==> flow/design.v <==
`timescale 1ns / 1ps
module judge(
	input [63:0]num,
	output [15:0] judge
    );
assign judge[0] = (num[3:0]==4'b0000)?1'b0:1'b1;	
assign judge[1] = (num[7:4]==4'b0000)?1'b0:1'b1;
assign judge[2] = (num[11:8]==4'b0000)?1'b0:1'b1;
assign judge[3] = (num[15:12]==4'b0000)?1'b0:1'b1;
assign judge[4] = (num[19:16]==4'b0000)?1'b0:1'b1;
assign judge[5] = (num[23:20]==4'b0000)?1'b0:1'b1;
assign judge[6] = (num[27:24]==4'b0000)?1'b0:1'b1;
assign judge[7] = (num[31:28]==4'b0000)?1'b0:1'b1;
assign judge[8] = (num[35:32]==4'b0000)?1'b0:1'b1;
assign judge[9] = (num[39:36]==4'b0000)?1'b0:1'b1;
assign judge[10] = (num[43:40]==4'b0000)?1'b0:1'b1;
assign judge[11] = (num[47:44]==4'b0000)?1'b0:1'b1;
assign judge[12] = (num[51:48]==4'b0000)?1'b0:1'b1;
assign judge[13] = (num[55:52]==4'b0000)?1'b0:1'b1;
assign judge[14] = (num[59:56]==4'b0000)?1'b0:1'b1;
assign judge[15] = (num[63:60]==4'b0000)?1'b0:1'b1;
endmodule
`timescale 1ns / 1ps
module GameModeEazy(
input wire clk,
input wire rst,
input wire load,
input wire [63:0] load_board,
input wire [3:0]btn,
input wire [3:0]mode,
output wire [63:0] num,
output wire [15:0] judge
    );
reg [63:0] num_reg; 
reg [63:0] num_reg_last;
reg [3:0]position_reg;
reg [1:0]count;
assign num = num_reg;
judge m0(.num(num),.judge(judge));
always @ (posedge clk)
if (rst) begin
	num_reg = 64'b0001000000000000000000000000000000000000000000000000000000010000;
	count = 2'b00;
end
else if (load) begin
	num_reg = load_board;
end
else if (mode==4'b0011) begin
	if (count==2'b11) count=2'b00; else count=count+1'b1;
	num_reg_last=num_reg;
		if (btn[0]==1)
		begin		
			if (num_reg[3:0]==4'b0000)
				begin
					num_reg[3:0]=num_reg[19:16];
					num_reg[19:16]=4'b0000;
				end
			if (num_reg[7:4]==4'b0000)
				begin
					num_reg[7:4]=num_reg[23:20];
					num_reg[23:20]=4'b0000;
				end	
			if (num_reg[11:8]==4'b0000)
				begin
					num_reg[11:8]=num_reg[27:24];
					num_reg[27:24]=4'b0000;
				end	
			if (num_reg[15:12]==4'b0000)
				begin
					num_reg[15:12]=num_reg[31:28];
					num_reg[31:28]=4'b0000;
				end	
			if (num_reg[19:16]==4'b0000)
				begin
					num_reg[19:16]=num_reg[35:32];
					num_reg[35:32]=4'b0000;
				end
			if (num_reg[23:20]==4'b0000)
				begin
					num_reg[23:20]=num_reg[39:36];
					num_reg[39:36]=4'b0000;
				end	
			if (num_reg[27:24]==4'b0000)
				begin
					num_reg[27:24]=num_reg[43:40];
					num_reg[43:40]=4'b0000;
				end	
			if (num_reg[31:28]==4'b0000)
				begin
					num_reg[31:28]=num_reg[47:44];
					num_reg[47:44]=4'b0000;
				end	
			if (num_reg[3:0]==4'b0000)
				begin
					num_reg[3:0]=num_reg[19:16];
					num_reg[19:16]=4'b0000;
				end
			if (num_reg[7:4]==4'b0000)
				begin
					num_reg[7:4]=num_reg[23:20];
					num_reg[23:20]=4'b0000;
				end	
			if (num_reg[11:8]==4'b0000)
				begin
					num_reg[11:8]=num_reg[27:24];
					num_reg[27:24]=4'b0000;
				end	
			if (num_reg[15:12]==4'b0000)
				begin
					num_reg[15:12]=num_reg[31:28];
					num_reg[31:28]=4'b0000;
				end	
			if (num_reg[35:32]==4'b0000)
				begin
					num_reg[35:32]=num_reg[51:48];
					num_reg[51:48]=4'b0000;
				end
			if (num_reg[39:36]==4'b0000)
				begin
					num_reg[39:36]=num_reg[55:52];
					num_reg[55:52]=4'b0000;
				end	
			if (num_reg[43:40]==4'b0000)
				begin
					num_reg[43:40]=num_reg[59:56];
					num_reg[59:56]=4'b0000;
				end	
			if (num_reg[47:44]==4'b0000)
				begin
					num_reg[47:44]=num_reg[63:60];
					num_reg[63:60]=4'b0000;
				end		
			if (num_reg[19:16]==4'b0000)
				begin
					num_reg[19:16]=num_reg[35:32];
					num_reg[35:32]=4'b0000;
				end
			if (num_reg[23:20]==4'b0000)
				begin
					num_reg[23:20]=num_reg[39:36];
					num_reg[39:36]=4'b0000;
				end	
			if (num_reg[27:24]==4'b0000)
				begin
					num_reg[27:24]=num_reg[43:40];
					num_reg[43:40]=4'b0000;
				end	
			if (num_reg[31:28]==4'b0000)
				begin
					num_reg[31:28]=num_reg[47:44];
					num_reg[47:44]=4'b0000;
				end	
			if (num_reg[3:0]==4'b0000)
				begin
					num_reg[3:0]=num_reg[19:16];
					num_reg[19:16]=4'b0000;
				end
			if (num_reg[7:4]==4'b0000)
				begin
					num_reg[7:4]=num_reg[23:20];
					num_reg[23:20]=4'b0000;
				end	
			if (num_reg[11:8]==4'b0000)
				begin
					num_reg[11:8]=num_reg[27:24];
					num_reg[27:24]=4'b0000;
				end	
			if (num_reg[15:12]==4'b0000)
				begin
					num_reg[15:12]=num_reg[31:28];
					num_reg[31:28]=4'b0000;
				end	
			if (num_reg[3:0]==num_reg[19:16] && num_reg[3:0]!=4'b0000)
				begin
					num_reg[3:0]=num_reg[3:0]+1'b1;
					num_reg[19:16]=4'b0000;
				end
			if (num_reg[7:4]==num_reg[23:20] && num_reg[7:4]!=4'b0000)
				begin
					num_reg[7:4]=num_reg[7:4]+1'b1;
					num_reg[23:20]=4'b0000;
				end	
			if (num_reg[11:8]==num_reg[27:24] && num_reg[11:8]!=4'b0000)
				begin
					num_reg[11:8]=num_reg[11:8]+1'b1;
					num_reg[27:24]=4'b0000;
				end	
			if (num_reg[15:12]==num_reg[31:28] && num_reg[15:12]!=4'b0000)
				begin
					num_reg[15:12]=num_reg[15:12]+1'b1;
					num_reg[31:28]=4'b0000;
				end	
			if (num_reg[35:32]==num_reg[19:16] && num_reg[35:32]!=4'b0000)
				begin
					num_reg[19:16]=num_reg[19:16]+1'b1;
					num_reg[35:32]=4'b0000;
				end
			if (num_reg[23:20]==num_reg[39:36] && num_reg[23:20]!=4'b000)
				begin
					num_reg[23:20]=num_reg[23:20]+1'b1;
					num_reg[39:36]=4'b0000;
				end	
			if (num_reg[43:40]==num_reg[27:24] && num_reg[43:40]!=4'b0000)
				begin
					num_reg[27:24]=num_reg[27:24]+1'b1;
					num_reg[43:40]=4'b0000;
				end	
			if (num_reg[47:44]==num_reg[31:28] && num_reg[47:44]!=4'b0000)
				begin
					num_reg[31:28]=num_reg[31:28]+1'b1;
					num_reg[47:44]=4'b0000;
				end	
			if (num_reg[35:32]==num_reg[51:48] && num_reg[35:32]!=4'b0000)
				begin
					num_reg[35:32]=num_reg[35:32]+1'b1;
					num_reg[51:48]=4'b0000;
				end
			if (num_reg[55:52]==num_reg[39:36] && num_reg[55:52]!=4'b0000) 
				begin
					num_reg[39:36]=num_reg[39:36]+1'b1;
					num_reg[55:52]=4'b0000;
				end	
			if (num_reg[43:40]==num_reg[59:56] && num_reg[43:40]!=4'b0000)
				begin
					num_reg[43:40]=num_reg[43:40]+1'b1;
					num_reg[59:56]=4'b0000;
				end	
			if (num_reg[47:44]==num_reg[63:60] && num_reg[47:44]!=4'b0000)
				begin
					num_reg[47:44]=num_reg[47:44]+1'b1;
					num_reg[63:60]=4'b0000;
				end		
			if (num_reg[3:0]==4'b0000)
				begin
					num_reg[3:0]=num_reg[19:16];
					num_reg[19:16]=4'b0000;
				end
			if (num_reg[7:4]==4'b0000)
				begin
					num_reg[7:4]=num_reg[23:20];
					num_reg[23:20]=4'b0000;
				end	
			if (num_reg[11:8]==4'b0000)
				begin
					num_reg[11:8]=num_reg[27:24];
					num_reg[27:24]=4'b0000;
				end	
			if (num_reg[15:12]==4'b0000)
				begin
					num_reg[15:12]=num_reg[31:28];
					num_reg[31:28]=4'b0000;
				end	
			if (num_reg[19:16]==4'b0000)
				begin
					num_reg[19:16]=num_reg[35:32];
					num_reg[35:32]=4'b0000;
				end
			if (num_reg[23:20]==4'b0000)
				begin
					num_reg[23:20]=num_reg[39:36];
					num_reg[39:36]=4'b0000;
				end	
			if (num_reg[27:24]==4'b0000)
				begin
					num_reg[27:24]=num_reg[43:40];
					num_reg[43:40]=4'b0000;
				end	
			if (num_reg[31:28]==4'b0000)
				begin
					num_reg[31:28]=num_reg[47:44];
					num_reg[47:44]=4'b0000;
				end	
			if (num_reg[3:0]==4'b0000)
				begin
					num_reg[3:0]=num_reg[19:16];
					num_reg[19:16]=4'b0000;
				end
			if (num_reg[7:4]==4'b0000)
				begin
					num_reg[7:4]=num_reg[23:20];
					num_reg[23:20]=4'b0000;
				end	
			if (num_reg[11:8]==4'b0000)
				begin
					num_reg[11:8]=num_reg[27:24];
					num_reg[27:24]=4'b0000;
				end	
			if (num_reg[15:12]==4'b0000)
				begin
					num_reg[15:12]=num_reg[31:28];
					num_reg[31:28]=4'b0000;
				end	
			if (num_reg[35:32]==4'b0000)
				begin
					num_reg[35:32]=num_reg[51:48];
					num_reg[51:48]=4'b0000;
				end
			if (num_reg[39:36]==4'b0000)
				begin
					num_reg[39:36]=num_reg[55:52];
					num_reg[55:52]=4'b0000;
				end	
			if (num_reg[43:40]==4'b0000)
				begin
					num_reg[43:40]=num_reg[59:56];
					num_reg[59:56]=4'b0000;
				end	
			if (num_reg[47:44]==4'b0000)
				begin
					num_reg[47:44]=num_reg[63:60];
					num_reg[63:60]=4'b0000;
				end		
			if (num_reg[19:16]==4'b0000)
				begin
					num_reg[19:16]=num_reg[35:32];
					num_reg[35:32]=4'b0000;
				end
			if (num_reg[23:20]==4'b0000)
				begin
					num_reg[23:20]=num_reg[39:36];
					num_reg[39:36]=4'b0000;
				end	
			if (num_reg[27:24]==4'b0000)
				begin
					num_reg[27:24]=num_reg[43:40];
					num_reg[43:40]=4'b0000;
				end	
			if (num_reg[31:28]==4'b0000)
				begin
					num_reg[31:28]=num_reg[47:44];
					num_reg[47:44]=4'b0000;
				end	
			if (num_reg[3:0]==4'b0000)
				begin
					num_reg[3:0]=num_reg[19:16];
					num_reg[19:16]=4'b0000;
				end
			if (num_reg[7:4]==4'b0000)
				begin
					num_reg[7:4]=num_reg[23:20];
					num_reg[23:20]=4'b0000;
				end	
			if (num_reg[11:8]==4'b0000)
				begin
					num_reg[11:8]=num_reg[27:24];
					num_reg[27:24]=4'b0000;
				end	
			if (num_reg[15:12]==4'b0000)
				begin
					num_reg[15:12]=num_reg[31:28];
					num_reg[31:28]=4'b0000;
				end	
			end		
	else if (btn[1]==1)
		begin	
			if (num_reg[51:48]==4'b0000)
				begin
					num_reg[51:48]=num_reg[35:32];
					num_reg[35:32]=4'b0000;
				end
			if (num_reg[55:52]==4'b0000)
				begin
					num_reg[55:52]=num_reg[39:36];
					num_reg[39:36]=4'b0000;
				end	
			if (num_reg[59:56]==4'b0000)
				begin
					num_reg[59:56]=num_reg[43:40];
					num_reg[43:40]=4'b0000;
				end	
			if (num_reg[63:60]==4'b0000)
				begin
					num_reg[63:60]=num_reg[47:44];
					num_reg[47:44]=4'b0000;
				end	
			if (num_reg[35:32]==4'b0000)
				begin
					num_reg[35:32]=num_reg[19:16];
					num_reg[19:16]=4'b0000;
				end
			if (num_reg[39:36]==4'b0000)
				begin
					num_reg[39:36]=num_reg[23:20];
					num_reg[23:20]=4'b0000;
				end	
			if (num_reg[43:40]==4'b0000)
				begin
					num_reg[43:40]=num_reg[27:24];
					num_reg[27:24]=4'b0000;
				end	
			if (num_reg[47:44]==4'b0000)
				begin
					num_reg[47:44]=num_reg[31:28];
					num_reg[31:28]=4'b0000;
				end	
			if (num_reg[51:48]==4'b0000)
				begin
					num_reg[51:48]=num_reg[35:32];
					num_reg[35:32]=4'b0000;
				end
			if (num_reg[55:52]==4'b0000)
				begin
					num_reg[55:52]=num_reg[39:36];
					num_reg[39:36]=4'b0000;
				end	
			if (num_reg[59:56]==4'b0000)
				begin
					num_reg[59:56]=num_reg[43:40];
					num_reg[43:40]=4'b0000;
				end	
			if (num_reg[63:60]==4'b0000)
				begin
					num_reg[63:60]=num_reg[47:44];
					num_reg[47:44]=4'b0000;
				end	
			if (num_reg[19:16]==4'b0000)
				begin
					num_reg[19:16]=num_reg[3:0];
					num_reg[3:0]=4'b0000;
				end
			if (num_reg[23:20]==4'b0000)
				begin
					num_reg[23:20]=num_reg[7:4];
					num_reg[7:4]=4'b0000;
				end	
			if (num_reg[27:24]==4'b0000)
				begin
					num_reg[27:24]=num_reg[11:8];
					num_reg[11:8]=4'b0000;
				end	
			if (num_reg[31:28]==4'b0000)
				begin
					num_reg[31:28]=num_reg[15:12];
					num_reg[15:12]=4'b0000;
				end		
			if (num_reg[35:32]==4'b0000)
				begin
					num_reg[35:32]=num_reg[19:16];
					num_reg[19:16]=4'b0000;
				end
			if (num_reg[39:36]==4'b0000)
				begin
					num_reg[39:36]=num_reg[23:20];
					num_reg[23:20]=4'b0000;
				end	
			if (num_reg[43:40]==4'b0000)
				begin
					num_reg[43:40]=num_reg[27:24];
					num_reg[27:24]=4'b0000;
				end	
			if (num_reg[47:44]==4'b0000)
				begin
					num_reg[47:44]=num_reg[31:28];
					num_reg[31:28]=4'b0000;
				end	
			if (num_reg[51:48]==4'b0000)
				begin
					num_reg[51:48]=num_reg[35:32];
					num_reg[35:32]=4'b0000;
				end
			if (num_reg[55:52]==4'b0000)
				begin
					num_reg[55:52]=num_reg[39:36];
					num_reg[39:36]=4'b0000;
				end	
			if (num_reg[59:56]==4'b0000)
				begin
					num_reg[59:56]=num_reg[43:40];
					num_reg[43:40]=4'b0000;
				end	
			if (num_reg[63:60]==4'b0000)
				begin
					num_reg[63:60]=num_reg[47:44];
					num_reg[47:44]=4'b0000;
				end	
			if (num_reg[51:48]==num_reg[35:32] && num_reg[51:48]!=4'b0000)
				begin
					num_reg[51:48]=num_reg[51:48]+1'b1;
					num_reg[35:32]=4'b0000;
				end
			if (num_reg[55:52]==num_reg[39:36] && num_reg[55:52]!=4'b0000)
				begin
					num_reg[55:52]=num_reg[55:52]+1'b1;
					num_reg[39:36]=4'b0000;
				end	
			if (num_reg[59:56]==num_reg[43:40] && num_reg[59:56]!=4'b0000)
				begin
					num_reg[59:56]=num_reg[59:56]+1'b1;
					num_reg[43:40]=4'b0000;
				end	
			if (num_reg[63:60]==num_reg[47:44] && num_reg[63:60]!=4'b0000)
				begin
					num_reg[63:60]=num_reg[63:60]+1'b1;
					num_reg[47:44]=4'b0000;
				end	
			if (num_reg[35:32]==num_reg[19:16] && num_reg[35:32]!=4'b0000)
				begin
					num_reg[35:32]=num_reg[35:32]+1'b1;
					num_reg[19:16]=4'b0000;
				end
			if (num_reg[39:36]==num_reg[23:20] && num_reg[39:36]!=4'b0000)
				begin
					num_reg[39:36]=num_reg[39:36]+1'b1;
					num_reg[23:20]=4'b0000;
				end	
			if (num_reg[43:40]==num_reg[27:24] && num_reg[43:40]!=4'b0000)
				begin
					num_reg[43:40]=num_reg[43:40]+1'b1;
					num_reg[27:24]=4'b0000;
				end	
			if (num_reg[47:44]==num_reg[31:28] && num_reg[47:44]!=4'b0000)
				begin
					num_reg[47:44]=num_reg[47:44]+1'b1;
					num_reg[31:28]=4'b0000;
				end	
			if (num_reg[19:16]==num_reg[3:0] && num_reg[19:16]!=4'b0000)
				begin
					num_reg[19:16]=num_reg[19:16]+1'b1;
					num_reg[3:0]=4'b0000;
				end
			if (num_reg[23:20]==num_reg[7:4] && num_reg[23:20]!=4'b0000)
				begin
					num_reg[23:20]=num_reg[23:20]+1'b1;
					num_reg[7:4]=4'b0000;
				end	
			if (num_reg[27:24]==num_reg[11:8] && num_reg[27:24]!=4'b0000)
				begin
					num_reg[27:24]=num_reg[27:24]+1'b1;
					num_reg[11:8]=4'b0000;
				end	
			if (num_reg[31:28]==num_reg[15:12] && num_reg[31:28]!=4'b0000)
				begin
					num_reg[31:28]=num_reg[31:28]+1'b1;
					num_reg[15:12]=4'b0000;
				end		
			if (num_reg[51:48]==4'b0000)
				begin
					num_reg[51:48]=num_reg[35:32];
					num_reg[35:32]=4'b0000;
				end
			if (num_reg[55:52]==4'b0000)
				begin
					num_reg[55:52]=num_reg[39:36];
					num_reg[39:36]=4'b0000;
				end	
			if (num_reg[59:56]==4'b0000)
				begin
					num_reg[59:56]=num_reg[43:40];
					num_reg[43:40]=4'b0000;
				end	
			if (num_reg[63:60]==4'b0000)
				begin
					num_reg[63:60]=num_reg[47:44];
					num_reg[47:44]=4'b0000;
				end	
			if (num_reg[35:32]==4'b0000)
				begin
					num_reg[35:32]=num_reg[19:16];
					num_reg[19:16]=4'b0000;
				end
			if (num_reg[39:36]==4'b0000)
				begin
					num_reg[39:36]=num_reg[23:20];
					num_reg[23:20]=4'b0000;
				end	
			if (num_reg[43:40]==4'b0000)
				begin
					num_reg[43:40]=num_reg[27:24];
					num_reg[27:24]=4'b0000;
				end	
			if (num_reg[47:44]==4'b0000)
				begin
					num_reg[47:44]=num_reg[31:28];
					num_reg[31:28]=4'b0000;
				end	
			if (num_reg[51:48]==4'b0000)
				begin
					num_reg[51:48]=num_reg[35:32];
					num_reg[35:32]=4'b0000;
				end
			if (num_reg[55:52]==4'b0000)
				begin
					num_reg[55:52]=num_reg[39:36];
					num_reg[39:36]=4'b0000;
				end	
			if (num_reg[59:56]==4'b0000)
				begin
					num_reg[59:56]=num_reg[43:40];
					num_reg[43:40]=4'b0000;
				end	
			if (num_reg[63:60]==4'b0000)
				begin
					num_reg[63:60]=num_reg[47:44];
					num_reg[47:44]=4'b0000;
				end	
			if (num_reg[19:16]==4'b0000)
				begin
					num_reg[19:16]=num_reg[3:0];
					num_reg[3:0]=4'b0000;
				end
			if (num_reg[23:20]==4'b0000)
				begin
					num_reg[23:20]=num_reg[7:4];
					num_reg[7:4]=4'b0000;
				end	
			if (num_reg[27:24]==4'b0000)
				begin
					num_reg[27:24]=num_reg[11:8];
					num_reg[11:8]=4'b0000;
				end	
			if (num_reg[31:28]==4'b0000)
				begin
					num_reg[31:28]=num_reg[15:12];
					num_reg[15:12]=4'b0000;
				end		
			if (num_reg[35:32]==4'b0000)
				begin
					num_reg[35:32]=num_reg[19:16];
					num_reg[19:16]=4'b0000;
				end
			if (num_reg[39:36]==4'b0000)
				begin
					num_reg[39:36]=num_reg[23:20];
					num_reg[23:20]=4'b0000;
				end	
			if (num_reg[43:40]==4'b0000)
				begin
					num_reg[43:40]=num_reg[27:24];
					num_reg[27:24]=4'b0000;
				end	
			if (num_reg[47:44]==4'b0000)
				begin
					num_reg[47:44]=num_reg[31:28];
					num_reg[31:28]=4'b0000;
				end	
			if (num_reg[51:48]==4'b0000)
				begin
					num_reg[51:48]=num_reg[35:32];
					num_reg[35:32]=4'b0000;
				end
			if (num_reg[55:52]==4'b0000)
				begin
					num_reg[55:52]=num_reg[39:36];
					num_reg[39:36]=4'b0000;
				end	
			if (num_reg[59:56]==4'b0000)
				begin
					num_reg[59:56]=num_reg[43:40];
					num_reg[43:40]=4'b0000;
				end	
			if (num_reg[63:60]==4'b0000)
				begin
					num_reg[63:60]=num_reg[47:44];
					num_reg[47:44]=4'b0000;
				end	
			end	
	else if(btn[2]==1)
	begin
			if (num_reg[3:0]==4'b0000)
				begin
					num_reg[3:0]=num_reg[7:4];
					num_reg[7:4]=4'b0000;
				end
			if (num_reg[19:16]==4'b0000)
				begin
					num_reg[19:16]=num_reg[23:20];
					num_reg[23:20]=4'b0000;
				end	
			if (num_reg[35:32]==4'b0000)
				begin
					num_reg[35:32]=num_reg[39:36];
					num_reg[39:36]=4'b0000;
				end	
			if (num_reg[51:48]==4'b0000)
				begin
					num_reg[51:48]=num_reg[55:52];
					num_reg[55:52]=4'b0000;
				end	
			if (num_reg[7:4]==4'b0000)
				begin
					num_reg[7:4]=num_reg[11:8];
					num_reg[11:8]=4'b0000;
				end
			if (num_reg[23:20]==4'b0000)
				begin
					num_reg[23:20]=num_reg[27:24];
					num_reg[27:24]=4'b0000;
				end	
			if (num_reg[39:36]==4'b0000)
				begin
					num_reg[39:36]=num_reg[43:40];
					num_reg[43:40]=4'b0000;
				end	
			if (num_reg[55:52]==4'b0000)
				begin
					num_reg[55:52]=num_reg[59:56];
					num_reg[59:56]=4'b0000;
				end	
			if (num_reg[3:0]==4'b0000)
				begin
					num_reg[3:0]=num_reg[7:4];
					num_reg[7:4]=4'b0000;
				end
			if (num_reg[19:16]==4'b0000)
				begin
					num_reg[19:16]=num_reg[23:20];
					num_reg[23:20]=4'b0000;
				end	
			if (num_reg[35:32]==4'b0000)
				begin
					num_reg[35:32]=num_reg[39:36];
					num_reg[39:36]=4'b0000;
				end	
			if (num_reg[51:48]==4'b0000)
				begin
					num_reg[51:48]=num_reg[55:52];
					num_reg[55:52]=4'b0000;
				end	
			if (num_reg[11:8]==4'b0000)
				begin
					num_reg[11:8]=num_reg[15:12];
					num_reg[15:12]=4'b0000;
				end
			if (num_reg[27:24]==4'b0000)
				begin
					num_reg[27:24]=num_reg[31:28];
					num_reg[31:28]=4'b0000;
				end	
			if (num_reg[43:40]==4'b0000)
				begin
					num_reg[43:40]=num_reg[47:44];
					num_reg[47:44]=4'b0000;
				end	
			if (num_reg[59:56]==4'b0000)
				begin
					num_reg[59:56]=num_reg[63:60];
					num_reg[63:60]=4'b0000;
				end		
			if (num_reg[7:4]==4'b0000)
				begin
					num_reg[7:4]=num_reg[11:8];
					num_reg[11:8]=4'b0000;
				end
			if (num_reg[23:20]==4'b0000)
				begin
					num_reg[23:20]=num_reg[27:24];
					num_reg[27:24]=4'b0000;
				end	
			if (num_reg[39:36]==4'b0000)
				begin
					num_reg[39:36]=num_reg[43:40];
					num_reg[43:40]=4'b0000;
				end	
			if (num_reg[55:52]==4'b0000)
				begin
					num_reg[55:52]=num_reg[59:56];
					num_reg[59:56]=4'b0000;
				end	
			if (num_reg[3:0]==4'b0000)
				begin
					num_reg[3:0]=num_reg[7:4];
					num_reg[7:4]=4'b0000;
				end
			if (num_reg[19:16]==4'b0000)
				begin
					num_reg[19:16]=num_reg[23:20];
					num_reg[23:20]=4'b0000;
				end	
			if (num_reg[35:32]==4'b0000)
				begin
					num_reg[35:32]=num_reg[39:36];
					num_reg[39:36]=4'b0000;
				end	
			if (num_reg[51:48]==4'b0000)
				begin
					num_reg[51:48]=num_reg[55:52];
					num_reg[55:52]=4'b0000;
				end	
			if (num_reg[3:0]==num_reg[7:4] && num_reg[3:0]!=4'b0000)
				begin
					num_reg[3:0]=num_reg[3:0]+1'b1;
					num_reg[7:4]=4'b0000;
				end
			if (num_reg[19:16]==num_reg[23:20] && num_reg[19:16]!=4'b0000)
				begin
					num_reg[19:16]=num_reg[19:16]+1'b1;
					num_reg[23:20]=4'b0000;
				end	
			if (num_reg[35:32]==num_reg[39:36] && num_reg[35:32]!=4'b0000)
				begin
					num_reg[35:32]=num_reg[35:32]+1'b1;
					num_reg[39:36]=4'b0000;
				end	
			if (num_reg[51:48]==num_reg[55:52] && num_reg[51:48]!=4'b0000)
				begin
					num_reg[51:48]=num_reg[51:48]+1'b1;
					num_reg[55:52]=4'b0000;
				end	
			if (num_reg[7:4]==num_reg[11:8] && num_reg[7:4]!=4'b0000)
				begin
					num_reg[7:4]=num_reg[7:4]+1'b1;
					num_reg[11:8]=4'b0000;
				end
			if (num_reg[23:20]==num_reg[27:24] && num_reg[23:20]!=4'b0000)
				begin
					num_reg[23:20]=num_reg[23:20]+1'b1;
					num_reg[27:24]=4'b0000;
				end	
			if (num_reg[39:36]==num_reg[43:40] && num_reg[39:36]!=4'b0000)
				begin
					num_reg[39:36]=num_reg[39:36]+1'b1;
					num_reg[43:40]=4'b0000;
				end	
			if (num_reg[55:52]==num_reg[59:56] && num_reg[55:52]!=4'b0000)
				begin
					num_reg[55:52]=num_reg[55:52]+1'b1;
					num_reg[59:56]=4'b0000;
				end	
			if (num_reg[11:8]==num_reg[15:12] && num_reg[11:8]!=4'b0000)
				begin
					num_reg[11:8]=num_reg[11:8]+1'b1;
					num_reg[15:12]=4'b0000;
				end
			if (num_reg[27:24]==num_reg[31:28] && num_reg[27:24]!=4'b0000)
				begin
					num_reg[27:24]=num_reg[27:24]+1'b1;
					num_reg[31:28]=4'b0000;
				end	
			if (num_reg[43:40]==num_reg[47:44] && num_reg[43:40]!=4'b0000)
				begin
					num_reg[43:40]=num_reg[43:40]+1'b1;
					num_reg[47:44]=4'b0000;
				end	
			if (num_reg[59:56]==num_reg[63:60] && num_reg[59:56]!=4'b0000)
				begin
					num_reg[59:56]=num_reg[59:56]+1'b1;
					num_reg[63:60]=4'b0000;
				end		
			if (num_reg[3:0]==4'b0000)
				begin
					num_reg[3:0]=num_reg[7:4];
					num_reg[7:4]=4'b0000;
				end
			if (num_reg[19:16]==4'b0000)
				begin
					num_reg[19:16]=num_reg[23:20];
					num_reg[23:20]=4'b0000;
				end	
			if (num_reg[35:32]==4'b0000)
				begin
					num_reg[35:32]=num_reg[39:36];
					num_reg[39:36]=4'b0000;
				end	
			if (num_reg[51:48]==4'b0000)
				begin
					num_reg[51:48]=num_reg[55:52];
					num_reg[55:52]=4'b0000;
				end	
			if (num_reg[7:4]==4'b0000)
				begin
					num_reg[7:4]=num_reg[11:8];
					num_reg[11:8]=4'b0000;
				end
			if (num_reg[23:20]==4'b0000)
				begin
					num_reg[23:20]=num_reg[27:24];
					num_reg[27:24]=4'b0000;
				end	
			if (num_reg[39:36]==4'b0000)
				begin
					num_reg[39:36]=num_reg[43:40];
					num_reg[43:40]=4'b0000;
				end	
			if (num_reg[55:52]==4'b0000)
				begin
					num_reg[55:52]=num_reg[59:56];
					num_reg[59:56]=4'b0000;
				end	
			if (num_reg[3:0]==4'b0000)
				begin
					num_reg[3:0]=num_reg[7:4];
					num_reg[7:4]=4'b0000;
				end
			if (num_reg[19:16]==4'b0000)
				begin
					num_reg[19:16]=num_reg[23:20];
					num_reg[23:20]=4'b0000;
				end	
			if (num_reg[35:32]==4'b0000)
				begin
					num_reg[35:32]=num_reg[39:36];
					num_reg[39:36]=4'b0000;
				end	
			if (num_reg[51:48]==4'b0000)
				begin
					num_reg[51:48]=num_reg[55:52];
					num_reg[55:52]=4'b0000;
				end	
			if (num_reg[11:8]==4'b0000)
				begin
					num_reg[11:8]=num_reg[15:12];
					num_reg[15:12]=4'b0000;
				end
			if (num_reg[27:24]==4'b0000)
				begin
					num_reg[27:24]=num_reg[31:28];
					num_reg[31:28]=4'b0000;
				end	
			if (num_reg[43:40]==4'b0000)
				begin
					num_reg[43:40]=num_reg[47:44];
					num_reg[47:44]=4'b0000;
				end	
			if (num_reg[59:56]==4'b0000)
				begin
					num_reg[59:56]=num_reg[63:60];
					num_reg[63:60]=4'b0000;
				end		
			if (num_reg[7:4]==4'b0000)
				begin
					num_reg[7:4]=num_reg[11:8];
					num_reg[11:8]=4'b0000;
				end
			if (num_reg[23:20]==4'b0000)
				begin
					num_reg[23:20]=num_reg[27:24];
					num_reg[27:24]=4'b0000;
				end	
			if (num_reg[39:36]==4'b0000)
				begin
					num_reg[39:36]=num_reg[43:40];
					num_reg[43:40]=4'b0000;
				end	
			if (num_reg[55:52]==4'b0000)
				begin
					num_reg[55:52]=num_reg[59:56];
					num_reg[59:56]=4'b0000;
				end	
			if (num_reg[3:0]==4'b0000)
				begin
					num_reg[3:0]=num_reg[7:4];
					num_reg[7:4]=4'b0000;
				end
			if (num_reg[19:16]==4'b0000)
				begin
					num_reg[19:16]=num_reg[23:20];
					num_reg[23:20]=4'b0000;
				end	
			if (num_reg[35:32]==4'b0000)
				begin
					num_reg[35:32]=num_reg[39:36];
					num_reg[39:36]=4'b0000;
				end	
			if (num_reg[51:48]==4'b0000)
				begin
					num_reg[51:48]=num_reg[55:52];
					num_reg[55:52]=4'b0000;
				end	
		end	
	else if(btn[3]==1)
	begin		
			if (num_reg[15:12]==4'b0000)
				begin
					num_reg[15:12]=num_reg[11:8];
					num_reg[11:8]=4'b0000;
				end
			if (num_reg[31:28]==4'b0000)
				begin
					num_reg[31:28]=num_reg[27:24];
					num_reg[27:24]=4'b0000;
				end	
			if (num_reg[47:44]==4'b0000)
				begin
					num_reg[47:44]=num_reg[43:40];
					num_reg[43:40]=4'b0000;
				end	
			if (num_reg[63:60]==4'b0000)
				begin
					num_reg[63:60]=num_reg[59:56];
					num_reg[59:56]=4'b0000;
				end	
			if (num_reg[11:8]==4'b0000)
				begin
					num_reg[11:8]=num_reg[7:4];
					num_reg[7:4]=4'b0000;
				end
			if (num_reg[27:24]==4'b0000)
				begin
					num_reg[27:24]=num_reg[23:20];
					num_reg[23:20]=4'b0000;
				end	
			if (num_reg[43:40]==4'b0000)
				begin
					num_reg[43:40]=num_reg[39:36];
					num_reg[39:36]=4'b0000;
				end	
			if (num_reg[59:56]==4'b0000)
				begin
					num_reg[59:56]=num_reg[55:52];
					num_reg[55:52]=4'b0000;
				end	
			if (num_reg[15:12]==4'b0000)
				begin
					num_reg[15:12]=num_reg[11:8];
					num_reg[11:8]=4'b0000;
				end
			if (num_reg[31:28]==4'b0000)
				begin
					num_reg[31:28]=num_reg[27:24];
					num_reg[27:24]=4'b0000;
				end	
			if (num_reg[47:44]==4'b0000)
				begin
					num_reg[47:44]=num_reg[43:40];
					num_reg[43:40]=4'b0000;
				end	
			if (num_reg[63:60]==4'b0000)
				begin
					num_reg[63:60]=num_reg[59:56];
					num_reg[59:56]=4'b0000;
				end	
			if (num_reg[7:4]==4'b0000)
				begin
					num_reg[7:4]=num_reg[3:0];
					num_reg[3:0]=4'b0000;
				end
			if (num_reg[23:20]==4'b0000)
				begin
					num_reg[23:20]=num_reg[19:16];
					num_reg[19:16]=4'b0000;
				end	
			if (num_reg[39:36]==4'b0000)
				begin
					num_reg[39:36]=num_reg[35:32];
					num_reg[35:32]=4'b0000;
				end	
			if (num_reg[55:52]==4'b0000)
				begin
					num_reg[55:52]=num_reg[51:48];
					num_reg[51:48]=4'b0000;
				end		
			if (num_reg[11:8]==4'b0000)
				begin
					num_reg[11:8]=num_reg[7:4];
					num_reg[7:4]=4'b0000;
				end
			if (num_reg[27:24]==4'b0000)
				begin
					num_reg[27:24]=num_reg[23:20];
					num_reg[23:20]=4'b0000;
				end	
			if (num_reg[43:40]==4'b0000)
				begin
					num_reg[43:40]=num_reg[39:36];
					num_reg[39:36]=4'b0000;
				end	
			if (num_reg[59:56]==4'b0000)
				begin
					num_reg[59:56]=num_reg[55:52];
					num_reg[55:52]=4'b0000;
				end	
			if (num_reg[15:12]==4'b0000)
				begin
					num_reg[15:12]=num_reg[11:8];
					num_reg[11:8]=4'b0000;
				end
			if (num_reg[31:28]==4'b0000)
				begin
					num_reg[31:28]=num_reg[27:24];
					num_reg[27:24]=4'b0000;
				end	
			if (num_reg[47:44]==4'b0000)
				begin
					num_reg[47:44]=num_reg[43:40];
					num_reg[43:40]=4'b0000;
				end	
			if (num_reg[63:60]==4'b0000)
				begin
					num_reg[63:60]=num_reg[59:56];
					num_reg[59:56]=4'b0000;
				end	
			if (num_reg[15:12]==num_reg[11:8] && num_reg[15:12]!=4'b0000)
				begin
					num_reg[15:12]=num_reg[15:12]+1'b1;
					num_reg[11:8]=4'b0000;
				end
			if (num_reg[31:28]==num_reg[27:24] && num_reg[31:28]!=4'b0000)
				begin
					num_reg[31:28]=num_reg[31:28]+1'b1;
					num_reg[27:24]=4'b0000;
				end	
			if (num_reg[47:44]==num_reg[43:40] && num_reg[47:44]!=4'b0000)
				begin
					num_reg[47:44]=num_reg[47:44]+1'b1;
					num_reg[43:40]=4'b0000;
				end	
			if (num_reg[63:60]==num_reg[59:56] && num_reg[63:60]!=4'b0000)
				begin
					num_reg[63:60]=num_reg[63:60]+1'b1;
					num_reg[59:56]=4'b0000;
				end	
			if (num_reg[11:8]==num_reg[7:4] && num_reg[11:8]!=4'b0000)
				begin
					num_reg[11:8]=num_reg[11:8]+1'b1;
					num_reg[7:4]=4'b0000;
				end
			if (num_reg[27:24]==num_reg[23:20] && num_reg[27:24]!=4'b0000)
				begin
					num_reg[27:24]=num_reg[27:24]+1'b1;
					num_reg[23:20]=4'b0000;
				end	
			if (num_reg[43:40]==num_reg[39:36] && num_reg[43:40]!=4'b0000)
				begin
					num_reg[43:40]=num_reg[43:40]+1'b1;
					num_reg[39:36]=4'b0000;
				end	
			if (num_reg[59:56]==num_reg[55:52] && num_reg[59:56]!=4'b0000)
				begin
					num_reg[59:56]=num_reg[59:56]+1'b1;
					num_reg[55:52]=4'b0000;
				end	
			if (num_reg[7:4]==num_reg[3:0] && num_reg[7:4]!=4'b0000)
				begin
					num_reg[7:4]=num_reg[7:4]+1'b1;
					num_reg[3:0]=4'b0000;
				end
			if (num_reg[23:20]==num_reg[19:16] && num_reg[23:20]!=4'b0000)
				begin
					num_reg[23:20]=num_reg[23:20]+1'b1;
					num_reg[19:16]=4'b0000;
				end	
			if (num_reg[39:36]==num_reg[35:32] && num_reg[39:36]!=4'b0000)
				begin
					num_reg[39:36]=num_reg[39:36]+1'b1;
					num_reg[35:32]=4'b0000;
				end	
			if (num_reg[55:52]==num_reg[51:48] && num_reg[55:52]!=4'b0000)
				begin
					num_reg[55:52]=num_reg[55:52]+1'b1;
					num_reg[51:48]=4'b0000;
				end		
			if (num_reg[15:12]==4'b0000)
				begin
					num_reg[15:12]=num_reg[11:8];
					num_reg[11:8]=4'b0000;
				end
			if (num_reg[31:28]==4'b0000)
				begin
					num_reg[31:28]=num_reg[27:24];
					num_reg[27:24]=4'b0000;
				end	
			if (num_reg[47:44]==4'b0000)
				begin
					num_reg[47:44]=num_reg[43:40];
					num_reg[43:40]=4'b0000;
				end	
			if (num_reg[63:60]==4'b0000)
				begin
					num_reg[63:60]=num_reg[59:56];
					num_reg[59:56]=4'b0000;
				end	
			if (num_reg[11:8]==4'b0000)
				begin
					num_reg[11:8]=num_reg[7:4];
					num_reg[7:4]=4'b0000;
				end
			if (num_reg[27:24]==4'b0000)
				begin
					num_reg[27:24]=num_reg[23:20];
					num_reg[23:20]=4'b0000;
				end	
			if (num_reg[43:40]==4'b0000)
				begin
					num_reg[43:40]=num_reg[39:36];
					num_reg[39:36]=4'b0000;
				end	
			if (num_reg[59:56]==4'b0000)
				begin
					num_reg[59:56]=num_reg[55:52];
					num_reg[55:52]=4'b0000;
				end	
			if (num_reg[15:12]==4'b0000)
				begin
					num_reg[15:12]=num_reg[11:8];
					num_reg[11:8]=4'b0000;
				end
			if (num_reg[31:28]==4'b0000)
				begin
					num_reg[31:28]=num_reg[27:24];
					num_reg[27:24]=4'b0000;
				end	
			if (num_reg[47:44]==4'b0000)
				begin
					num_reg[47:44]=num_reg[43:40];
					num_reg[43:40]=4'b0000;
				end	
			if (num_reg[63:60]==4'b0000)
				begin
					num_reg[63:60]=num_reg[59:56];
					num_reg[59:56]=4'b0000;
				end	
			if (num_reg[7:4]==4'b0000)
				begin
					num_reg[7:4]=num_reg[3:0];
					num_reg[3:0]=4'b0000;
				end
			if (num_reg[23:20]==4'b0000)
				begin
					num_reg[23:20]=num_reg[19:16];
					num_reg[19:16]=4'b0000;
				end	
			if (num_reg[39:36]==4'b0000)
				begin
					num_reg[39:36]=num_reg[35:32];
					num_reg[35:32]=4'b0000;
				end	
			if (num_reg[55:52]==4'b0000)
				begin
					num_reg[55:52]=num_reg[51:48];
					num_reg[51:48]=4'b0000;
				end		
			if (num_reg[11:8]==4'b0000)
				begin
					num_reg[11:8]=num_reg[7:4];
					num_reg[7:4]=4'b0000;
				end
			if (num_reg[27:24]==4'b0000)
				begin
					num_reg[27:24]=num_reg[23:20];
					num_reg[23:20]=4'b0000;
				end	
			if (num_reg[43:40]==4'b0000)
				begin
					num_reg[43:40]=num_reg[39:36];
					num_reg[39:36]=4'b0000;
				end	
			if (num_reg[59:56]==4'b0000)
				begin
					num_reg[59:56]=num_reg[55:52];
					num_reg[55:52]=4'b0000;
				end	
			if (num_reg[15:12]==4'b0000)
				begin
					num_reg[15:12]=num_reg[11:8];
					num_reg[11:8]=4'b0000;
				end
			if (num_reg[31:28]==4'b0000)
				begin
					num_reg[31:28]=num_reg[27:24];
					num_reg[27:24]=4'b0000;
				end	
			if (num_reg[47:44]==4'b0000)
				begin
					num_reg[47:44]=num_reg[43:40];
					num_reg[43:40]=4'b0000;
				end	
			if (num_reg[63:60]==4'b0000)
				begin
					num_reg[63:60]=num_reg[59:56];
					num_reg[59:56]=4'b0000;
				end	
		end	
		if (num_reg !=num_reg_last) begin
		if (count==2'b00) position_reg=4'b0000;
		if (count==2'b01) position_reg=4'b0101;
		if (count==2'b10) position_reg=4'b1010;
		if (count==2'b11) position_reg=4'b1111;
		if (num_reg[4*position_reg+3]!=0 || num_reg[4*position_reg+2]!=0 || num_reg[4*position_reg+1]!=0 ||num_reg[4*position_reg]!=0) position_reg=(position_reg==4'b1111)?4'b0000:position_reg+1'b1;
		if (num_reg[4*position_reg+3]!=0 || num_reg[4*position_reg+2]!=0 || num_reg[4*position_reg+1]!=0 ||num_reg[4*position_reg]!=0) position_reg=(position_reg==4'b1111)?4'b0000:position_reg+1'b1;
		if (num_reg[4*position_reg+3]!=0 || num_reg[4*position_reg+2]!=0 || num_reg[4*position_reg+1]!=0 ||num_reg[4*position_reg]!=0) position_reg=(position_reg==4'b1111)?4'b0000:position_reg+1'b1;
		if (num_reg[4*position_reg+3]!=0 || num_reg[4*position_reg+2]!=0 || num_reg[4*position_reg+1]!=0 ||num_reg[4*position_reg]!=0) position_reg=(position_reg==4'b1111)?4'b0000:position_reg+1'b1;
		if (num_reg[4*position_reg+3]!=0 || num_reg[4*position_reg+2]!=0 || num_reg[4*position_reg+1]!=0 ||num_reg[4*position_reg]!=0) position_reg=(position_reg==4'b1111)?4'b0000:position_reg+1'b1;
		if (num_reg[4*position_reg+3]!=0 || num_reg[4*position_reg+2]!=0 || num_reg[4*position_reg+1]!=0 ||num_reg[4*position_reg]!=0) position_reg=(position_reg==4'b1111)?4'b0000:position_reg+1'b1;
		if (num_reg[4*position_reg+3]!=0 || num_reg[4*position_reg+2]!=0 || num_reg[4*position_reg+1]!=0 ||num_reg[4*position_reg]!=0) position_reg=(position_reg==4'b1111)?4'b0000:position_reg+1'b1;
		if (num_reg[4*position_reg+3]!=0 || num_reg[4*position_reg+2]!=0 || num_reg[4*position_reg+1]!=0 ||num_reg[4*position_reg]!=0) position_reg=(position_reg==4'b1111)?4'b0000:position_reg+1'b1;
		if (num_reg[4*position_reg+3]!=0 || num_reg[4*position_reg+2]!=0 || num_reg[4*position_reg+1]!=0 ||num_reg[4*position_reg]!=0) position_reg=(position_reg==4'b1111)?4'b0000:position_reg+1'b1;
		if (num_reg[4*position_reg+3]!=0 || num_reg[4*position_reg+2]!=0 || num_reg[4*position_reg+1]!=0 ||num_reg[4*position_reg]!=0) position_reg=(position_reg==4'b1111)?4'b0000:position_reg+1'b1;
		if (num_reg[4*position_reg+3]!=0 || num_reg[4*position_reg+2]!=0 || num_reg[4*position_reg+1]!=0 ||num_reg[4*position_reg]!=0) position_reg=(position_reg==4'b1111)?4'b0000:position_reg+1'b1;
		if (num_reg[4*position_reg+3]!=0 || num_reg[4*position_reg+2]!=0 || num_reg[4*position_reg+1]!=0 ||num_reg[4*position_reg]!=0) position_reg=(position_reg==4'b1111)?4'b0000:position_reg+1'b1;
		if (num_reg[4*position_reg+3]!=0 || num_reg[4*position_reg+2]!=0 || num_reg[4*position_reg+1]!=0 ||num_reg[4*position_reg]!=0) position_reg=(position_reg==4'b1111)?4'b0000:position_reg+1'b1;
		if (num_reg[4*position_reg+3]!=0 || num_reg[4*position_reg+2]!=0 || num_reg[4*position_reg+1]!=0 ||num_reg[4*position_reg]!=0) position_reg=(position_reg==4'b1111)?4'b0000:position_reg+1'b1;
		if (num_reg[4*position_reg+3]!=0 || num_reg[4*position_reg+2]!=0 || num_reg[4*position_reg+1]!=0 ||num_reg[4*position_reg]!=0) position_reg=(position_reg==4'b1111)?4'b0000:position_reg+1'b1;
		if (num_reg[4*position_reg+3]!=0 || num_reg[4*position_reg+2]!=0 || num_reg[4*position_reg+1]!=0 ||num_reg[4*position_reg]!=0) position_reg=(position_reg==4'b1111)?4'b0000:position_reg+1'b1;
		if (num_reg[3:0]>4'b0111 || num_reg[7:4]>4'b0111 || num_reg[11:8]>4'b0111 || num_reg[15:12]>4'b0111 || 
			 num_reg[19:16]>4'b0111 || num_reg[23:20]>4'b0111 || num_reg[27:24]>4'b0111 || num_reg[31:28]>4'b0111 ||
			 num_reg[35:32]>4'b0111 || num_reg[39:36]>4'b0111 || num_reg[43:40]>4'b0111 || num_reg[47:44]>4'b0111 ||
			 num_reg[51:48]>4'b0111 || num_reg[55:52]>4'b0111 || num_reg[59:56]>4'b0111 || num_reg[63:60]>4'b0111)
		num_reg[4*position_reg +: 4]=4'b0010;
		else
		num_reg[4*position_reg +: 4]=4'b0001;
	end	
end	
endmodule
# ---- Tool chain data of GameModeEazy
# The steps from the RTL of GameModeEazy to its reports follow in flow order.
# Lines are those of the file above, counted from 1.
# Cell names lack the library's common part.
# A cell with - has no value.
dict set report inputs {
  top_module {GameModeEazy}
  clock {clk}
  lib {sky130hd}
  corner {tt_025C_1v80}
}

# ---- Elaborated design
# Source: Yosys, flattened and elaborated, memories not mapped. Widths are those after wreduce. Registers that Yosys merges into a memory's read port (data or address) are not register bits. Print and check cells do not count. Equal cells are merged and count once.
dict set report classes {
  n_eq 70
  cmp 16
  shift 67
  add_sub_neg 114
  reduce_and_logical 355
  n_div 0
  mul 0
  bitwise 6
  muxes 2260
}
# cell count
set op_table {}
lappend op_table {{2-to-1 mux 4 bit} 2228}
lappend op_table {{variable part select 64 x 8 -> 1 bit} 48}
lappend op_table {{variable part select 64 x 7 -> 1 bit} 16}
lappend op_table {{zero test 4 bit} 192}
lappend op_table {{adder 4 x 1 -> 4 bit with constant B} 64}
lappend op_table {{2-to-1 mux 64 bit} 4}
lappend op_table {{adder 6 x 2 -> 7 bit with constant B} 32}
lappend op_table {{equality test 4 bit} 48}
lappend op_table {{nonzero test 4 bit} 48}
lappend op_table {{OR 64 bit} 2}
lappend op_table {{adder 6 x 1 -> 7 bit with constant B} 16}
lappend op_table {{variable shift 1 x 33 -> 64 bit with constant A} 1}
lappend op_table {{variable shift 2 x 33 -> 64 bit with constant A} 1}
lappend op_table {{greater-than comparator 4 x 3 -> 1 bit with constant B} 16}
lappend op_table {{variable shift 4 x 33 -> 64 bit with constant A} 1}
lappend op_table {{equality test 4 bit with constant B} 16}
lappend op_table {{!= test 64 bit} 1}
lappend op_table {{bitwise AND 64 bit} 1}
lappend op_table {{inverter 64 bit} 1}
lappend op_table {{2-to-1 mux 8 bit} 8}
lappend op_table {{logical OR 1 bit} 63}
lappend op_table {{logical AND 1 bit} 48}
lappend op_table {{negator 6 -> 33 bit} 1}
lappend op_table {{2-to-1 mux 1 bit} 16}
lappend op_table {{2-to-1 mux 2 bit} 4}
lappend op_table {{equality test 2 bit with constant B} 3}
lappend op_table {{equality test 4 x 2 -> 1 bit with constant B} 1}
lappend op_table {{AND reduction 4 bit} 1}
# Other operator kinds: 6; their cells: 7.
dict set report word_totals {
  n_memories 0
  out_inout_bits 80
  latch_bits 0
  ff_bits 70
  input_bits 75
  ramBits 0
  mem_bits_ro 0
  clocked_rd_ports_x_width 0
  wordCells 2891
}

# ---- Depth
# Yosys ltp: most cells in a row. Word level: on the elaborated netlist, between registers, memories and ports. Mapped: between sequential cells and ports; inverters and the memories' decode and read muxes count.
dict set report depth {
  ltp_word 245
  abc_area 0
  ltp_mapped 133
  depth_no_buf 119
}

# ---- Synthesis result
# The flow's flattened synthesis, as Yosys stat reports it; memories are mapped. The netlist is that of the ABC_AREA named above (0 if unset); the other value can give another one.
dict set report mapped {
  flip_flops 69
  area_um2 44996.9
  stdcells 6829
  sequential_area_um2 1411.4
  buf_cells 463
}
# cell_type count area_total_um2
set types {}
lappend types {a21oi_1 620 3.1E+03}
lappend types {nor2_1 602 2.26E+03}
lappend types {nand2_1 592 2.22E+03}
lappend types {xnor2_1 236 2.07E+03}
lappend types {o21ai_0 368 1.84E+03}
lappend types {mux2i_1 164 1.64E+03}
lappend types {nor3_1 287 1.44E+03}
lappend types {ha_1 112 1.4E+03}
lappend types {nand3_1 267 1.34E+03}
lappend types {dfxtp_1 66 1.32E+03}
lappend types {mux4_2 51 1.15E+03}
lappend types {clkbuf_1 288 1.08E+03}
lappend types {a211oi_1 120 900.864}
lappend types {inv_1 231 867.082}
lappend types {o31ai_1 109 818.285}
lappend types {o211ai_1 103 773.242}
lappend types {a21o_1 102 765.734}
lappend types {a31oi_1 119 744.464}
# Other cell types: 131; their cells: 2392.
# The figures by module come from a second, unflattened synthesis with its own total; it is not the netlist above.
dict set report hier_totals {
  hier_cells 7373
  area_unflattened_um2 47649.4
}
# Each row is one instance without its submodules.
# mod mod_area_um2 instances seq_area_um2 cells
set modules {}
lappend modules {GameModeEazy 47529.3 1 1411.4 7357}
lappend modules {judge 120.1 1 0.0 16}

# ---- Timing after synthesis
# Path of least setup slack by OpenSTA after synthesis, without wires, with an ideal clock, recovery checks aside; 20% of the period is set as input and as output delay. Where synthesis merged equal registers, the netlist keeps one of their names.
dict set report synth_path {
  kind {register to register}
  start {reg num_reg[2]}
  end {reg num_reg[1]}
  path_delay_ps 27863
  n_path_buf 22
  arrival_ps 27735
  setup_slack_ps 138
  required_time_ps 27872
  driving_pins 119
  tclk_ps 28000
  launch_ps 0
  setup_ps 128
  period_less_setup_slack_ps 27862
}
# "path_delay_ps" is the arrival time less input delay plus setup time.
# "driving_pins" counts driving pins, that of a launching flip-flop among them; a cell with two outputs on the path counts twice.
# "period_less_setup_slack_ps" is the clock period less the worst setup slack; recovery checks do not enter. This is arithmetic on one report: input and output delays are still those of the set period (20% each).
# A register here has more assigning lines than the two given.
# Where a signal picks the word or bit written, the line may be left out of the assigning lines.
dict set report synth_via {
  cell_sequence {dfxtp_1 -> buf_2 -> nor4_4 -> inv_2 -> buf_2 -> buf_2 -> buf_2 -> buf_6 -> clkbuf_1 -> a221oi_1 -> a21oi_1 -> ha_1 -> or4_1 -> o211ai_1 -> and3_1 -> buf_2 -> or2_1 -> clkbuf_1 -> [83 not listed] -> xnor2_1 -> inv_1 -> ha_1 -> a22oi_1 -> a211oi_1 -> nand3_1 -> o22ai_1 -> nor4_1 -> or4_1 -> a21oi_1 -> ha_1 -> or2_2 -> inv_1 -> nand4b_1 -> a2111oi_1 -> mux2_2 -> a221oi_1 -> nor2_1}
}
# item line
set synth_rtl {}
lappend synth_rtl {{start: declaration} 34} ;# reg [63:0] num_reg;
lappend synth_rtl {{start: assignment} 46} ;# num_reg = load_board;
lappend synth_rtl {{start: assignment} 55} ;# num_reg[3:0]=num_reg[19:16];
lappend synth_rtl {{end: assignment} 46}
lappend synth_rtl {{end: assignment} 55}
lappend synth_rtl {{end: declaration} 34}
# No chain of elaborated cells between the ends is given.
# Some nets on the timed path still bear RTL names; the line given drives or declares the net.
# net line
set synth_named_nets {}
lappend synth_named_nets {judge[0] 6} ;# assign judge[0] = (num[3:0]==4'b0000)?1'b0:1'b1;

# ---- Timing after layout
# From the final timing report of job 1: the path of least setup slack in the routed layout; clock arrival at registers is part of the times.
# The path's times are printed in steps of 10 ps; the period is the one set.
dict set report layout_path {
  kind {register to register}
  start {reg num_reg[21]}
  end {reg num_reg[44]}
  required_time_ps 28310
  driving_pins 116
  n_path_buf 20
  setup_slack_ps 1040
  setup_ps 110
  arrival_ps 27260
  launch_ps 420
  tclk_ps 28000
}
# A register here has more assigning lines than the two given.
# Where a signal picks the word or bit written, the line may be left out of the assigning lines.
dict set report layout_via {
  cell_sequence {dfxtp_1 -> nor4_4 -> buf_6 -> xnor2_1 -> a22o_2 -> o41ai_4 -> a21oi_2 -> ha_1 -> o211ai_1 -> a31o_2 -> a21oi_4 -> nand2_1 -> ha_1 -> a2111oi_1 -> a22oi_1 -> o22ai_1 -> o221a_2 -> nand2_1 -> [80 not listed] -> o22ai_1 -> mux4_2 -> xnor2_4 -> buf_4 -> mux2i_1 -> o22ai_1 -> or4_1 -> a21oi_1 -> buf_4 -> nor2_1 -> ha_1 -> or2_2 -> a21o_1 -> nor4_2 -> buf_4 -> mux2i_1 -> a221oi_1 -> nor2_1}
}
# item line
set layout_rtl {}
lappend layout_rtl {{start: declaration} 34} ;# reg [63:0] num_reg;
lappend layout_rtl {{start: assignment} 46} ;# num_reg = load_board;
lappend layout_rtl {{start: assignment} 80} ;# num_reg[23:20]=num_reg[39:36];
lappend layout_rtl {{end: assignment} 46}
lappend layout_rtl {{end: assignment} 130} ;# num_reg[47:44]=num_reg[63:60];
lappend layout_rtl {{end: declaration} 34}
# No chain of elaborated cells between the ends is given.

Lab notebook: GameModeEazy

Stored flow runs of GameModeEazy (2 of them; Yosys, OpenROAD, sky130hd). They differ in their settings and are not a sequence. Constraints: input delay and output delay 20% of the set period each, output load 0.01 pF.
"critical_path_time_ps" means the part of the period allowed to the worst setup path (the constraints hold back 20% at inputs and 20% at outputs) less its slack; where the path has registers, the arrival times of their clocks count too.
"critical_path_time_ps" is given in steps of 10 ps.

[flow] job 1: files
==> flow/run.sh <==
#!/bin/bash
# the make line also repeats the synthesis and layout settings of config.mk as NAME=value (left out here)
make -C /OpenROAD-flow-scripts/flow DESIGN_CONFIG=/design/flow/config.mk WORK_HOME=/design/flow/orfs CLKGATE_MAP_FILE= finish
==> flow/config.mk <==
export PLATFORM = sky130hd
export DESIGN_NAME = GameModeEazy
export DESIGN_NICKNAME = GameModeEazy
export VERILOG_FILES = /design/flow/design.v
export SDC_FILE = /design/flow/constraint.sdc
export NUM_CORES = 4
export LEC_CHECK = 0
export CAP_MARGIN = 20
export CORE_MARGIN = 2
export CORE_UTILIZATION = 30
export GPL_ROUTABILITY_DRIVEN = 1
export SLEW_MARGIN = 20
==> flow/constraint.sdc <==
create_clock -name core_clock -period 28.0 [get_ports {clk}]
set_input_delay 5.6000 -clock core_clock [delete_from_list [all_inputs] [get_ports {clk}]]
set_output_delay 5.6000 -clock core_clock [all_outputs]
set_load 0.01 [all_outputs]

[flow] job 1: metrics
[metrics] synthesis_area_um2 = 44996.9
[metrics] total_die_area_um2 = 153104.0
[metrics] final_stdcell_area_um2 = 53441.3
[metrics] fin_util_frac = 0.358
[metrics] fin_ws_ps = 1045
[metrics] ws_hold_ps = 571
[metrics] critical_path_time_ps = 26960
[metrics] worst_setup_path_type = register to register

[flow] job 2: files
==> flow/run.sh <==
#!/bin/bash
# the make line also repeats the synthesis and layout settings of config.mk as NAME=value (left out here)
make -C /OpenROAD-flow-scripts/flow DESIGN_CONFIG=/design/flow/config.mk WORK_HOME=/design/flow/orfs CLKGATE_MAP_FILE= finish
==> flow/config.mk <==
export PLATFORM = sky130hd
export DESIGN_NAME = GameModeEazy
export DESIGN_NICKNAME = GameModeEazy
export VERILOG_FILES = /design/flow/design.v
export SDC_FILE = /design/flow/constraint.sdc
export NUM_CORES = 4
export LEC_CHECK = 0
export CAP_MARGIN = 5
export CELL_PAD_IN_SITES_GLOBAL_PLACEMENT = 3
export CORE_MARGIN = 2
export CORE_UTILIZATION = 40
export MAX_ROUTING_LAYER = met4
export PLACE_DENSITY_LB_ADDON = 0.11
export SLEW_MARGIN = 15
export TNS_END_PERCENT = 90
==> flow/constraint.sdc <==
create_clock -name core_clock -period 28.0 [get_ports {clk}]
set_input_delay 5.6000 -clock core_clock [delete_from_list [all_inputs] [get_ports {clk}]]
set_output_delay 5.6000 -clock core_clock [all_outputs]
set_load 0.01 [all_outputs]

[flow] job 2: metrics
[metrics] synthesis_area_um2 = 44996.9
[metrics] total_die_area_um2 = 115192.0
[metrics] final_stdcell_area_um2 = 51518.2
[metrics] fin_util_frac = 0.46
[metrics] fin_ws_ps = 541
[metrics] ws_hold_ps = 581
[metrics] critical_path_time_ps = 21860
[metrics] worst_setup_path_type = input to register
